==> flow/design.v <==
`timescale 1ns/1ps
  module sbox(
    input [63:0] x0, x1, x2, x3, x4,
    output [63:0] sl0, sl1, sl2, sl3, sl4
    );
            assign sl0 = (x4 & x1) ^ x3 ^ (x2 & x1) ^ x2 ^ (x1 & x0) ^ x1 ^ x0;      
            assign sl1 = x4 ^ (x3 & x2) ^ (x3 & x1) ^ x3 ^ x2 ^ x1 ^ x0 ^ (x2 & x1);
            assign sl2 = (x4 & x3) ^ x4 ^ x2 ^ x1 ^ 64'hffffffffffffffff;               
            assign sl3 = (x4 & x0) ^ (x3 & x0) ^ x4 ^ x3 ^ x2 ^x1 ^ x0;                 
            assign sl4 = (x4 & x1) ^ x4 ^ x3 ^ (x1 & x0) ^ x1;                          
        endmodule
`timescale 1ns / 1ps
module linear_sub(
        input [63:0] x0, x1, x2, x3, x4,
    output [63:0] o0, o1, o2, o3, o4
    );
    assign o0 = x0 ^ ((x0 >> 19) | ((x0 & (1<<19)-1) << (64-19))) ^ ((x0 >> 28) | ((x0 & (1<<28)-1) << (64-28)));
    assign o1 = x1 ^ ((x1 >> 61) | ((x1 & (1<<61)-1) << (64-61))) ^ ((x1 >> 39) | ((x1 & (1<<39)-1) << (64-39)));
    assign o2 = x2 ^ ((x2 >> 1)  | ((x2 & (1<<1)-1) << (64-1)))   ^ ((x2 >> 6)  | ((x2 & (1<<6)-1)  << (64-6)));
    assign o3 = x3 ^ ((x3 >> 10) | ((x3 & (1<<10)-1) << (64-10))) ^ ((x3 >> 17) | ((x3 & (1<<17)-1) << (64-17)));
    assign o4 = x4 ^ ((x4 >> 7)  | ((x4 & (1<<7)-1) << (64-7)))   ^ ((x4 >> 41) | ((x4 & (1<<41)-1) << (64-41)));
endmodule
module RND_Const(
    input  [63:0] x2_in,
    input  [3:0]  rnd,
    input [3:0] rnds,
    output [63:0] x2_out
);
reg [63:0] out_buf;
reg [7:0] rc;
assign x2_out = out_buf;
always @(*) begin
    if(rnds==6)
        rc = 8'h96 - rnd*8'h0F;
    else if(rnds==8)
        rc = 8'hB4 - rnd*8'h0F;
    else
        rc = 8'hF0 - rnd*8'h0F;
    out_buf = x2_in ^ {56'd0, rc};
end
endmodule
`timescale 1ns / 1ps
module Perm(
    input clk,
    input [319:0] S,
    input start,
    input [3:0]rnd_type,
    output reg finish,
    output reg [319:0] S_out
    );
    wire [63:0] x0,x1,x2,x3,x4;
    reg [63:0] x0_t,x1_t,x2_t,x3_t,x4_t;
    reg [3:0] rnd_total,rnd_no;
    always@(posedge clk)begin
    if(start==1)begin
    {x0_t,x1_t,x2_t,x3_t,x4_t}<=S;
    rnd_total<=rnd_type;
    rnd_no<=0;
    finish<=0;
    end
    else if(start!=1 && rnd_no<rnd_total) begin
    x0_t <= x0;
    x1_t <= x1;
    x2_t <= x2;
    x3_t <= x3;
    x4_t <= x4;
    rnd_no<=rnd_no+1;
    end
    else if(rnd_no==rnd_total)begin
    finish<=1;
    S_out<={x0_t,x1_t,x2_t,x3_t,x4_t};
    end
    end
    wire [63:0]a1;
    RND_Const  L1(.rnds(rnd_total),.x2_in(x2_t),.rnd(rnd_no),.x2_out(a1));
    wire [63:0] b0,b1,b2,b3,b4;
    sbox L2(.x0(x0_t),.x1(x1_t),.x2(a1),.x3(x3_t),.x4(x4_t),
            .sl0(b0),.sl1(b1),.sl2(b2),.sl3(b3),.sl4(b4));
    linear_sub L3(.x0(b0),.x1(b1),.x2(b2),.x3(b3),.x4(b4),
            .o0(x0),.o1(x1),.o2(x2),.o3(x3),.o4(x4));
 endmodule           
`timescale 1ns / 1ps
module initialization(
    input [127:0]key,
    input [127:0]nonce,
    input clk,
    input rst,
    input start,
    output reg finish,
    output reg [319:0] state
 );
   reg [319:0]S;
   wire[319:0] perm_out;
   reg [2:0]layer;
   reg perm_start;
   wire perm_done;
   localparam [63:0] IV= 64'h00001000808c0001;
   localparam [3:0] rnd= 4'd12;
   localparam Idle=2'd0;
   localparam Permu=2'd1;
   localparam key_xor =2'd2;
   localparam done =2'd3;
   always@(posedge clk)begin
   if(rst) begin
   layer<= Idle;
   perm_start<=0;
   finish<=0;
   end
   else begin
   case(layer)
       Idle: begin
       if(start) begin
       finish<=0;
       S<={IV,key,nonce};
       perm_start <=1'b1;
       layer<=Permu;
       end
       end
       Permu: begin
       perm_start<=0;
       if(perm_done && !perm_start)begin
       layer<=key_xor;
       S<=perm_out;
       end
       end
       key_xor:begin
       S<=S^{192'b0,key};
       layer<=done;
       end
       done: begin
       state<=S;
       finish<=1;
       layer<=Idle;
       end
       endcase
       end
       end
       Perm P(.clk(clk),.S(S),.start(perm_start),.rnd_type(rnd),.finish(perm_done),.S_out(perm_out));
endmodule
Appendix: tool output

== Reports on initialization ==
Each step is given for the RTL above and for the edited RTL.
"original" refers to lines of the RTL above, "edited" to lines of the edited file.
"difference": "edited" minus "original" as printed here. "relative change": 100 x difference / "original".
Cell names lack the library's common part.
A cell with n/a has no value.

* Top module: initialization
* Clock input: clk
* Standard-cell library: sky130hd
* Timing corner: tt_025C_1v80

== Edit of the RTL ==
The edit as a unified diff against the file above.
The edited RTL no longer does the same as the RTL above: the edit was made by script, with no optimisation intended.

<pre>
@@ -17,5 +17,5 @@
     assign o0 = x0 ^ ((x0 >> 19) | ((x0 & (1<<19)-1) << (64-19))) ^ ((x0 >> 28) | ((x0 & (1<<28)-1) << (64-28)));
     assign o1 = x1 ^ ((x1 >> 61) | ((x1 & (1<<61)-1) << (64-61))) ^ ((x1 >> 39) | ((x1 & (1<<39)-1) << (64-39)));
-    assign o2 = x2 ^ ((x2 >> 1)  | ((x2 & (1<<1)-1) << (64-1)))   ^ ((x2 >> 6)  | ((x2 & (1<<6)-1)  << (64-6)));
+    assign o2 = x2 ^ ((x2 >> 1)  | ((x2 & (1<<1)-1) << (64-1)))   | ((x2 >> 6)  | ((x2 & (1<<6)-1)  << (64-6)));
     assign o3 = x3 ^ ((x3 >> 10) | ((x3 & (1<<10)-1) << (64-10))) ^ ((x3 >> 17) | ((x3 & (1<<17)-1) << (64-17)));
     assign o4 = x4 ^ ((x4 >> 7)  | ((x4 & (1<<7)-1) << (64-7)))   ^ ((x4 >> 41) | ((x4 & (1<<41)-1) << (64-41)));
</pre>

== Word-level counts ==
Source: Yosys, flattened and elaborated, memories not mapped. Widths are those after wreduce. Registers that Yosys merges into a memory's read port (data or address) are not register bits. Print and check cells do not count. Equal cells are merged and count once.

{| class="wikitable"
|+ Word-level totals
! item !! original !! edited !! difference !! relative change (%)
|-
| register bits after elaboration || 1,290 || 1,290 || 0 || 0.00
|-
| bits of input ports || 259 || 259 || 0 || 0.00
|-
| output and inout bits || 321 || 321 || 0 || 0.00
|-
| cells after elaboration || 119 || 119 || 0 || 0.00
|}

{| class="wikitable"
|+ Operators by class
! item !! original !! edited !! difference !! relative change (%)
|-
| add/subtract/negate cells || 2 || 2 || 0 || 0.00
|-
| multipliers || 1 || 1 || 0 || 0.00
|-
| magnitude comparators || 1 || 1 || 0 || 0.00
|-
| eq/ne operators || 6 || 6 || 0 || 0.00
|-
| multiplexer cells || 20 || 20 || 0 || 0.00
|-
| bitwise gates (word level) || 60 || 60 || 0 || 0.00
|-
| reductions and logical operators || 16 || 16 || 0 || 0.00
|}

{| class="wikitable"
|+ Operators by type and width
! cell !! original !! edited !! difference !! relative change (%)
|-
| XOR 64 bit || 36 || 35 || -1 || -2.78
|-
| bitwise OR 64 bit || 0 || 1 || +1 || n/a
|}

Unchanged operator kinds not shown: 39.

== Longest topological paths ==
Yosys ltp: most cells in a row. Word level: on the elaborated netlist, between registers, memories and ports. Mapped: between sequential cells and ports; inverters and the memories' decode and read muxes count.

{| class="wikitable"
|+ Logic depth
! item !! original !! edited !! difference !! relative change (%)
|-
| depth in word-level cells || 16 || 16 || 0 || 0.00
|-
| ABC_AREA || 0 || 0 || n/a || n/a
|-
| gate-level depth with buffers || 14 || 14 || 0 || 0.00
|-
| mapped depth without buffers || 14 || 14 || 0 || 0.00
|}

== Netlist ==
Yosys stat after the flow's synthesis: flattened, memories mapped to cells. It holds for the ABC_AREA given above (unset counts as 0); a run with the other value may have another netlist.

{| class="wikitable"
|+ Mapped netlist
! item !! original !! edited !! difference !! relative change (%)
|-
| cell count || 4,439 || 4,434 || -5 || -0.11
|-
| cell area after synthesis (um2) || 61,595.3 || 60,976.0 || -619.3 || -1.01
|-
| area of sequential cells (um2) || 38,657.1 || 38,657.1 || 0.0 || 0.00
|-
| flip-flops || 1,291 || 1,291 || 0 || 0.00
|}

{| class="wikitable"
|+ Cell types
! type !! original !! edited !! difference !! relative change (%)
|-
| mux2_2 || 218 || 160 || -58 || -26.61
|-
| o22a_1 || 0 || 50 || +50 || n/a
|-
| xnor2_1 || 903 || 857 || -46 || -5.09
|-
| nand2_1 || 490 || 534 || +44 || +8.98
|-
| clkbuf_1 || 127 || 138 || +11 || +8.66
|-
| xnor2_2 || 19 || 9 || -10 || -52.63
|-
| o21ai_0 || 232 || 224 || -8 || -3.45
|-
| nor2_1 || 79 || 85 || +6 || +7.59
|-
| xor2_1 || 354 || 349 || -5 || -1.41
|-
| buf_1 || 6 || 1 || -5 || -83.33
|-
| a31oi_1 || 0 || 5 || +5 || n/a
|-
| a21o_1 || 8 || 12 || +4 || +50.00
|-
| a2bb2oi_1 || 0 || 4 || +4 || n/a
|-
| nand2b_1 || 12 || 9 || -3 || -25.00
|-
| nand3_1 || 0 || 3 || +3 || n/a
|-
| o21a_1 || 0 || 3 || +3 || n/a
|-
| nor2b_1 || 115 || 117 || +2 || +1.74
|-
| xnor2_4 || 2 || 0 || -2 || -100.00
|}

Unchanged cell types not shown: 18.
The list need not be complete.
By module: a second synthesis without flattening, with its own total; a netlist apart from the flattened one above.

{| class="wikitable"
|+ Second synthesis, totals
! item !! original !! edited !! difference !! relative change (%)
|-
| cell total of the unflattened synthesis || 4,152 || 4,472 || +320 || +7.71
|-
| area (unflattened synthesis) (um2) || 65,725.5 || 63,480.9 || -2,244.6 || -3.42
|}

Rows give one instance, submodules left out.

{| class="wikitable"
|+ By module, original
! module !! instances !! cells !! area (um2) !! sequential area (um2)
|-
| initialization || 1 || 1,503 || 24,663.7 || 19,338.5
|-
| Perm || 1 || 1,039 || 23,691.5 || 19,438.6
|-
| sbox || 1 || 1,152 || 8,559.5 || 0.0
|-
| linear_sub || 1 || 320 || 7,689.9 || 0.0
|-
| RND_Const || 1 || 138 || 1,121.1 || 0.0
|}

{| class="wikitable"
|+ By module, edited
! module !! instances !! cells !! area (um2) !! sequential area (um2)
|-
| initialization || 1 || 1,503 || 24,663.7 || 19,338.5
|-
| Perm || 1 || 1,039 || 23,691.5 || 19,438.6
|-
| sbox || 1 || 1,152 || 8,559.5 || 0.0
|-
| linear_sub || 1 || 640 || 5,445.2 || 0.0
|-
| RND_Const || 1 || 138 || 1,121.1 || 0.0
|}

== Timing after synthesis ==
OpenSTA on the mapped netlist: ideal clock, no wires. The path of least setup slack (recovery checks aside). Input and output delay are each 20% of the period. Register names are those of the netlist, which keeps one name where synthesis merged equal registers.

{| class="wikitable"
|+ Timing after synthesis
! item !! original !! edited !! difference !! relative change (%)
|-
| path type || flip-flop to flip-flop || input port to flip-flop || n/a || n/a
|-
| start point || reg perm_start || in rst || n/a || n/a
|-
| end point || reg P.S_out[0] || reg state[0] || n/a || n/a
|-
| period (ps) || 5,000 || 5,000 || 0 || 0.00
|-
| input delay (ps) || n/a || 1,000 || n/a || n/a
|-
| time at the first pin (ps) || 0 || 1,000 || +1,000 || n/a
|-
| arrival (ps) || 39,731 || 15,138 || -24,593 || -61.90
|-
| path slack (ps) || -39,106 || -11,190 || +27,916 || n/a
|-
| delay of the path (ps) || 44,106 || 15,190 || -28,916 || -65.56
|-
| driving pins on the path || 6 || 1 || -5 || -83.33
|-
| path buffers || 3 || 0 || -3 || -100.00
|-
| period reached after synthesis (ps) || 44,106 || 16,190 || -27,916 || -63.29
|}

"delay of the path" is the arrival time less input delay plus setup time.
"driving pins on the path": output pins that drive a net of the path, with the launching flip-flop's if there is one; two outputs of one cell count as two.
"period reached after synthesis" = period - worst setup slack (recovery checks aside). The figure is calculated, with input and output delays left at 20% of the set period.
Between the ends stands the longest chain of elaborated cells between them, by number of cells; it is not shown to be the way that was timed. Of several equally long chains one is given.
Each line given opens the expression or statement behind the cell; cells for indexed reads and writes are added by Yosys, which also makes memories of some case tables.
A register here has more assigning lines than the two given.

On the way, after synthesis, original:
* Cells stage by stage: dfxtp_1 > clkbuf_1 > clkbuf_1 > clkbuf_1 > nand2b_1 > nor2_1
* Cells in the longest elaborated chain: 4
* Elaborated cells between the ends (all ways): 4
* Those cells by class: logic: 2; reduce/logical: 2

{| class="wikitable"
|+ RTL lines, path after synthesis, original
! item !! RTL line !! text
|-
| start: declaration || 95 || <nowiki>reg perm_start;</nowiki>
|-
| start: assignment || 106 || <nowiki>perm_start<=0;</nowiki>
|-
| start: assignment || 115 || <nowiki>perm_start <=1'b1;</nowiki>
|-
| NOT 1 bit || 61 || <nowiki>else if(start!=1 && rnd_no<rnd_total) begin</nowiki>
|-
| logical AND 1 bit || 61 ||
|-
| NOT 1 bit || n/a ||
|-
| AND reduction 3 bit || n/a ||
|-
| end: assignment || 71 || <nowiki>S_out<={x0_t,x1_t,x2_t,x3_t,x4_t};</nowiki>
|-
| end: declaration || 49 || <nowiki>output reg [319:0] S_out</nowiki>
|}

On the way, after synthesis, edited:
* Cells stage by stage: nor2b_1
* Cells in the longest elaborated chain: 2
* Elaborated cells between the ends (all ways): 2
* Those cells by class: logic: 1; reduce/logical: 1

{| class="wikitable"
|+ RTL lines, path after synthesis, edited
! item !! RTL line !! text
|-
| start: declaration || 87 || <nowiki>input rst,</nowiki>
|-
| NOT 1 bit || n/a ||
|-
| AND reduction 2 bit || n/a ||
|-
| end: assignment || 131 || <nowiki>state<=S;</nowiki>
|-
| end: declaration || 90 || <nowiki>output reg [319:0] state</nowiki>
|}

== Path in the finished layout ==
From the final timing report of each run of pair 1: the path of least setup slack in the routed layout; clock arrival at registers is part of the times.
The report prints the path's times to 10 ps; the period is as set.

{| class="wikitable"
|+ Timing post-layout
! item !! original !! edited !! difference !! relative change (%)
|-
| path type || flip-flop to flip-flop || flip-flop to flip-flop || n/a || n/a
|-
| start point || reg P.rnd_no[1] || reg P.rnd_no[2] || n/a || n/a
|-
| end point || reg P.x0_t[48] || reg P.x1_t[6] || n/a || n/a
|-
| period (ps) || 5,000 || 5,000 || 0 || 0.00
|-
| time at the first pin (ps) || 780 || 830 || +50 || +6.41
|-
| arrival (ps) || 4,720 || 4,810 || +90 || +1.91
|-
| path slack (ps) || 820 || 750 || -70 || n/a
|-
| driving pins on the path || 13 || 13 || 0 || 0.00
|-
| path buffers || 0 || 0 || 0 || n/a
|}

Between the ends stands the longest chain of elaborated cells between them, by number of cells; it is not shown to be the way that was timed. Of several equally long chains one is given.
original: Ways into the end's enable are left out, as the timed path ends at the data pin.

On the way, post-layout, original:
* Cells stage by stage: dfxtp_1 > inv_1 > fa_1 > ha_1 > inv_1 > ha_1 > fa_1 > xnor2_1 > xnor2_1 > o21ai_0 > xor2_1 > xnor2_1 > o21ai_0
* Cells in the longest elaborated chain: 14
* Elaborated cells between the ends (all ways): 16
* Those cells by class: add/sub: 1; mul: 1; compare: 1; mux: 2; logic: 10; reduce/logical: 1

{| class="wikitable"
|+ RTL lines, path post-layout, original
! item !! RTL line !! text
|-
| start: declaration || 53 || <nowiki>reg [3:0] rnd_total,rnd_no;</nowiki>
|-
| start: assignment || 58 || <nowiki>rnd_no<=0;</nowiki>
|-
| start: assignment || 67 || <nowiki>rnd_no<=rnd_no+1;</nowiki>
|-
| multiplier 4 x 4 -> 8 bit || 38 || <nowiki>rc = 8'hF0 - rnd*8'h0F;</nowiki>
|-
| subtractor 8 bit || 38 ||
|-
| XOR 64 x 8 -> 64 bit || 39 || <nowiki>out_buf = x2_in ^ {56'd0, rc};</nowiki>
|-
| AND 64 bit || 6 || <nowiki>assign sl0 = (x4 & x1) ^ x3 ^ (x2 & x1) ^ x2 ^ (x1 & x0) ^ x1 ^ x0;</nowiki>
|-
| XOR 64 bit (5 in a row) || 6 ||
|-
| bitwise OR 45 x 64 -> 64 bit || 17 || <nowiki>assign o0 = x0 ^ ((x0 >> 19) | ((x0 & (1<<19)-1) << (64-19))) ^ ((x0 >> 28) | ((x0 & (1<<28)-1) << (64-28)));</nowiki>
|-
| XOR 64 bit (2 in a row) || 17 ||
|-
| two-way mux 64 bit || 61 || <nowiki>else if(start!=1 && rnd_no<rnd_total) begin</nowiki>
|-
| two-way mux 64 bit || 55 || <nowiki>if(start==1)begin</nowiki>
|-
| end: assignment || 62 || <nowiki>x0_t <= x0;</nowiki>
|-
| end: declaration || 52 || <nowiki>reg [63:0] x0_t,x1_t,x2_t,x3_t,x4_t;</nowiki>
|}

edited: Ways into the end's enable are left out, as the timed path ends at the data pin.

On the way, post-layout, edited:
* Cells stage by stage: dfxtp_1 > inv_1 > fa_1 > ha_1 > inv_1 > ha_1 > fa_1 > xnor2_1 > mux2i_1 > xnor2_1 > xnor3_1 > xnor2_1 > o21ai_0
* Cells in the longest elaborated chain: 16
* Elaborated cells between the ends (all ways): 19
* Those cells by class: add/sub: 1; mul: 1; compare: 1; mux: 2; logic: 13; reduce/logical: 1

{| class="wikitable"
|+ RTL lines, path post-layout, edited
! item !! RTL line !! text
|-
| start: declaration || 53 || <nowiki>reg [3:0] rnd_total,rnd_no;</nowiki>
|-
| start: assignment || 58 || <nowiki>rnd_no<=0;</nowiki>
|-
| start: assignment || 67 || <nowiki>rnd_no<=rnd_no+1;</nowiki>
|-
| multiplier 4 x 4 -> 8 bit || 38 || <nowiki>rc = 8'hF0 - rnd*8'h0F;</nowiki>
|-
| subtractor 8 bit || 38 ||
|-
| XOR 64 x 8 -> 64 bit || 39 || <nowiki>out_buf = x2_in ^ {56'd0, rc};</nowiki>
|-
| AND 64 bit || 7 || <nowiki>assign sl1 = x4 ^ (x3 & x2) ^ (x3 & x1) ^ x3 ^ x2 ^ x1 ^ x0 ^ (x2 & x1);</nowiki>
|-
| XOR 64 bit (7 in a row) || 7 ||
|-
| bitwise OR 3 x 64 -> 64 bit || 18 || <nowiki>assign o1 = x1 ^ ((x1 >> 61) | ((x1 & (1<<61)-1) << (64-61))) ^ ((x1 >> 39) | ((x1 & (1<<39)-1) << (64-39)));</nowiki>
|-
| XOR 64 bit (2 in a row) || 18 ||
|-
| two-way mux 64 bit || 61 || <nowiki>else if(start!=1 && rnd_no<rnd_total) begin</nowiki>
|-
| two-way mux 64 bit || 55 || <nowiki>if(start==1)begin</nowiki>
|-
| end: assignment || 63 || <nowiki>x1_t <= x1;</nowiki>
|-
| end: declaration || 52 || <nowiki>reg [63:0] x0_t,x1_t,x2_t,x3_t,x4_t;</nowiki>
|}

== Layout results ==
Both versions went through the flow (Yosys, OpenROAD) with the same settings in each pair. Constraints: input delay and output delay 20% of the set period each, output load 0.01 pF.

Flow settings, pair 1:
* CORE_UTILIZATION: 35
* period_ns: 5.0
* CAP_MARGIN: 20
* CORE_MARGIN: 2
* SLEW_MARGIN: 20

{| class="wikitable"
|+ Measured results, pair 1
! item !! original !! edited !! difference !! relative change (%)
|-
| synthesis area (um2) || 61,595.3 || 60,976.0 || -619.3 || -1.01
|-
| area inside the die boundary (um2) || 179,356.0 || 177,574.0 || -1,782.0 || -0.99
|-
| standard-cell area after routing (um2) || 75,585.0 || 75,118.3 || -466.7 || -0.62
|-
| final utilization (%) || 43.3 || 43.3 || 0.0 || n/a
|-
| smallest setup slack (ps) || 823 || 747 || -76 || n/a
|-
| total negative setup slack (ps) || 0 || 0 || 0 || n/a
|-
| worst hold slack in the final report (ps) || 446 || 452 || +6 || n/a
|-
| clock period reached (ps) || 4,177 || 4,253 || +76 || +1.82
|}

Flow settings, pair 2:
* ABC_AREA: 0
* CAP_MARGIN: 40
* CELL_PAD_IN_SITES_DETAIL_PLACEMENT: 0
* CORE_MARGIN: 5
* CORE_UTILIZATION: 48
* CTS_CLUSTER_DIAMETER: 326
* GPL_ROUTABILITY_DRIVEN: 0
* MAX_ROUTING_LAYER: met4
* PLACE_DENSITY_LB_ADDON: 0.14
* SETUP_SLACK_MARGIN: 0.63
* SLEW_MARGIN: 25
* TNS_END_PERCENT: 20
* period_ns: 2.42

{| class="wikitable"
|+ Measured results, pair 2
! item !! original !! edited !! difference !! relative change (%)
|-
| synthesis area (um2) || 61,595.3 || 60,976.0 || -619.3 || -1.01
|-
| area inside the die boundary (um2) || 135,586.0 || 134,260.0 || -1,326.0 || -0.98
|-
| standard-cell area after routing (um2) || 84,141.9 || 85,087.9 || +946.0 || +1.12
|-
| final utilization (%) || 66.0 || 67.6 || +1.6 || n/a
|-
| smallest setup slack (ps) || -1,038 || -1,073 || -35 || n/a
|-
| total negative setup slack (ps) || -50,431 || -44,592 || +5,839 || n/a
|-
| worst hold slack in the final report (ps) || 345 || 385 || +40 || n/a
|-
| clock period reached (ps) || 3,458 || 3,493 || +35 || +1.01
|}

"clock period reached": clock period set for the run, less the worst setup slack. It is reckoned from that one timing run; input and output delays stay at 20% of the period that was set.
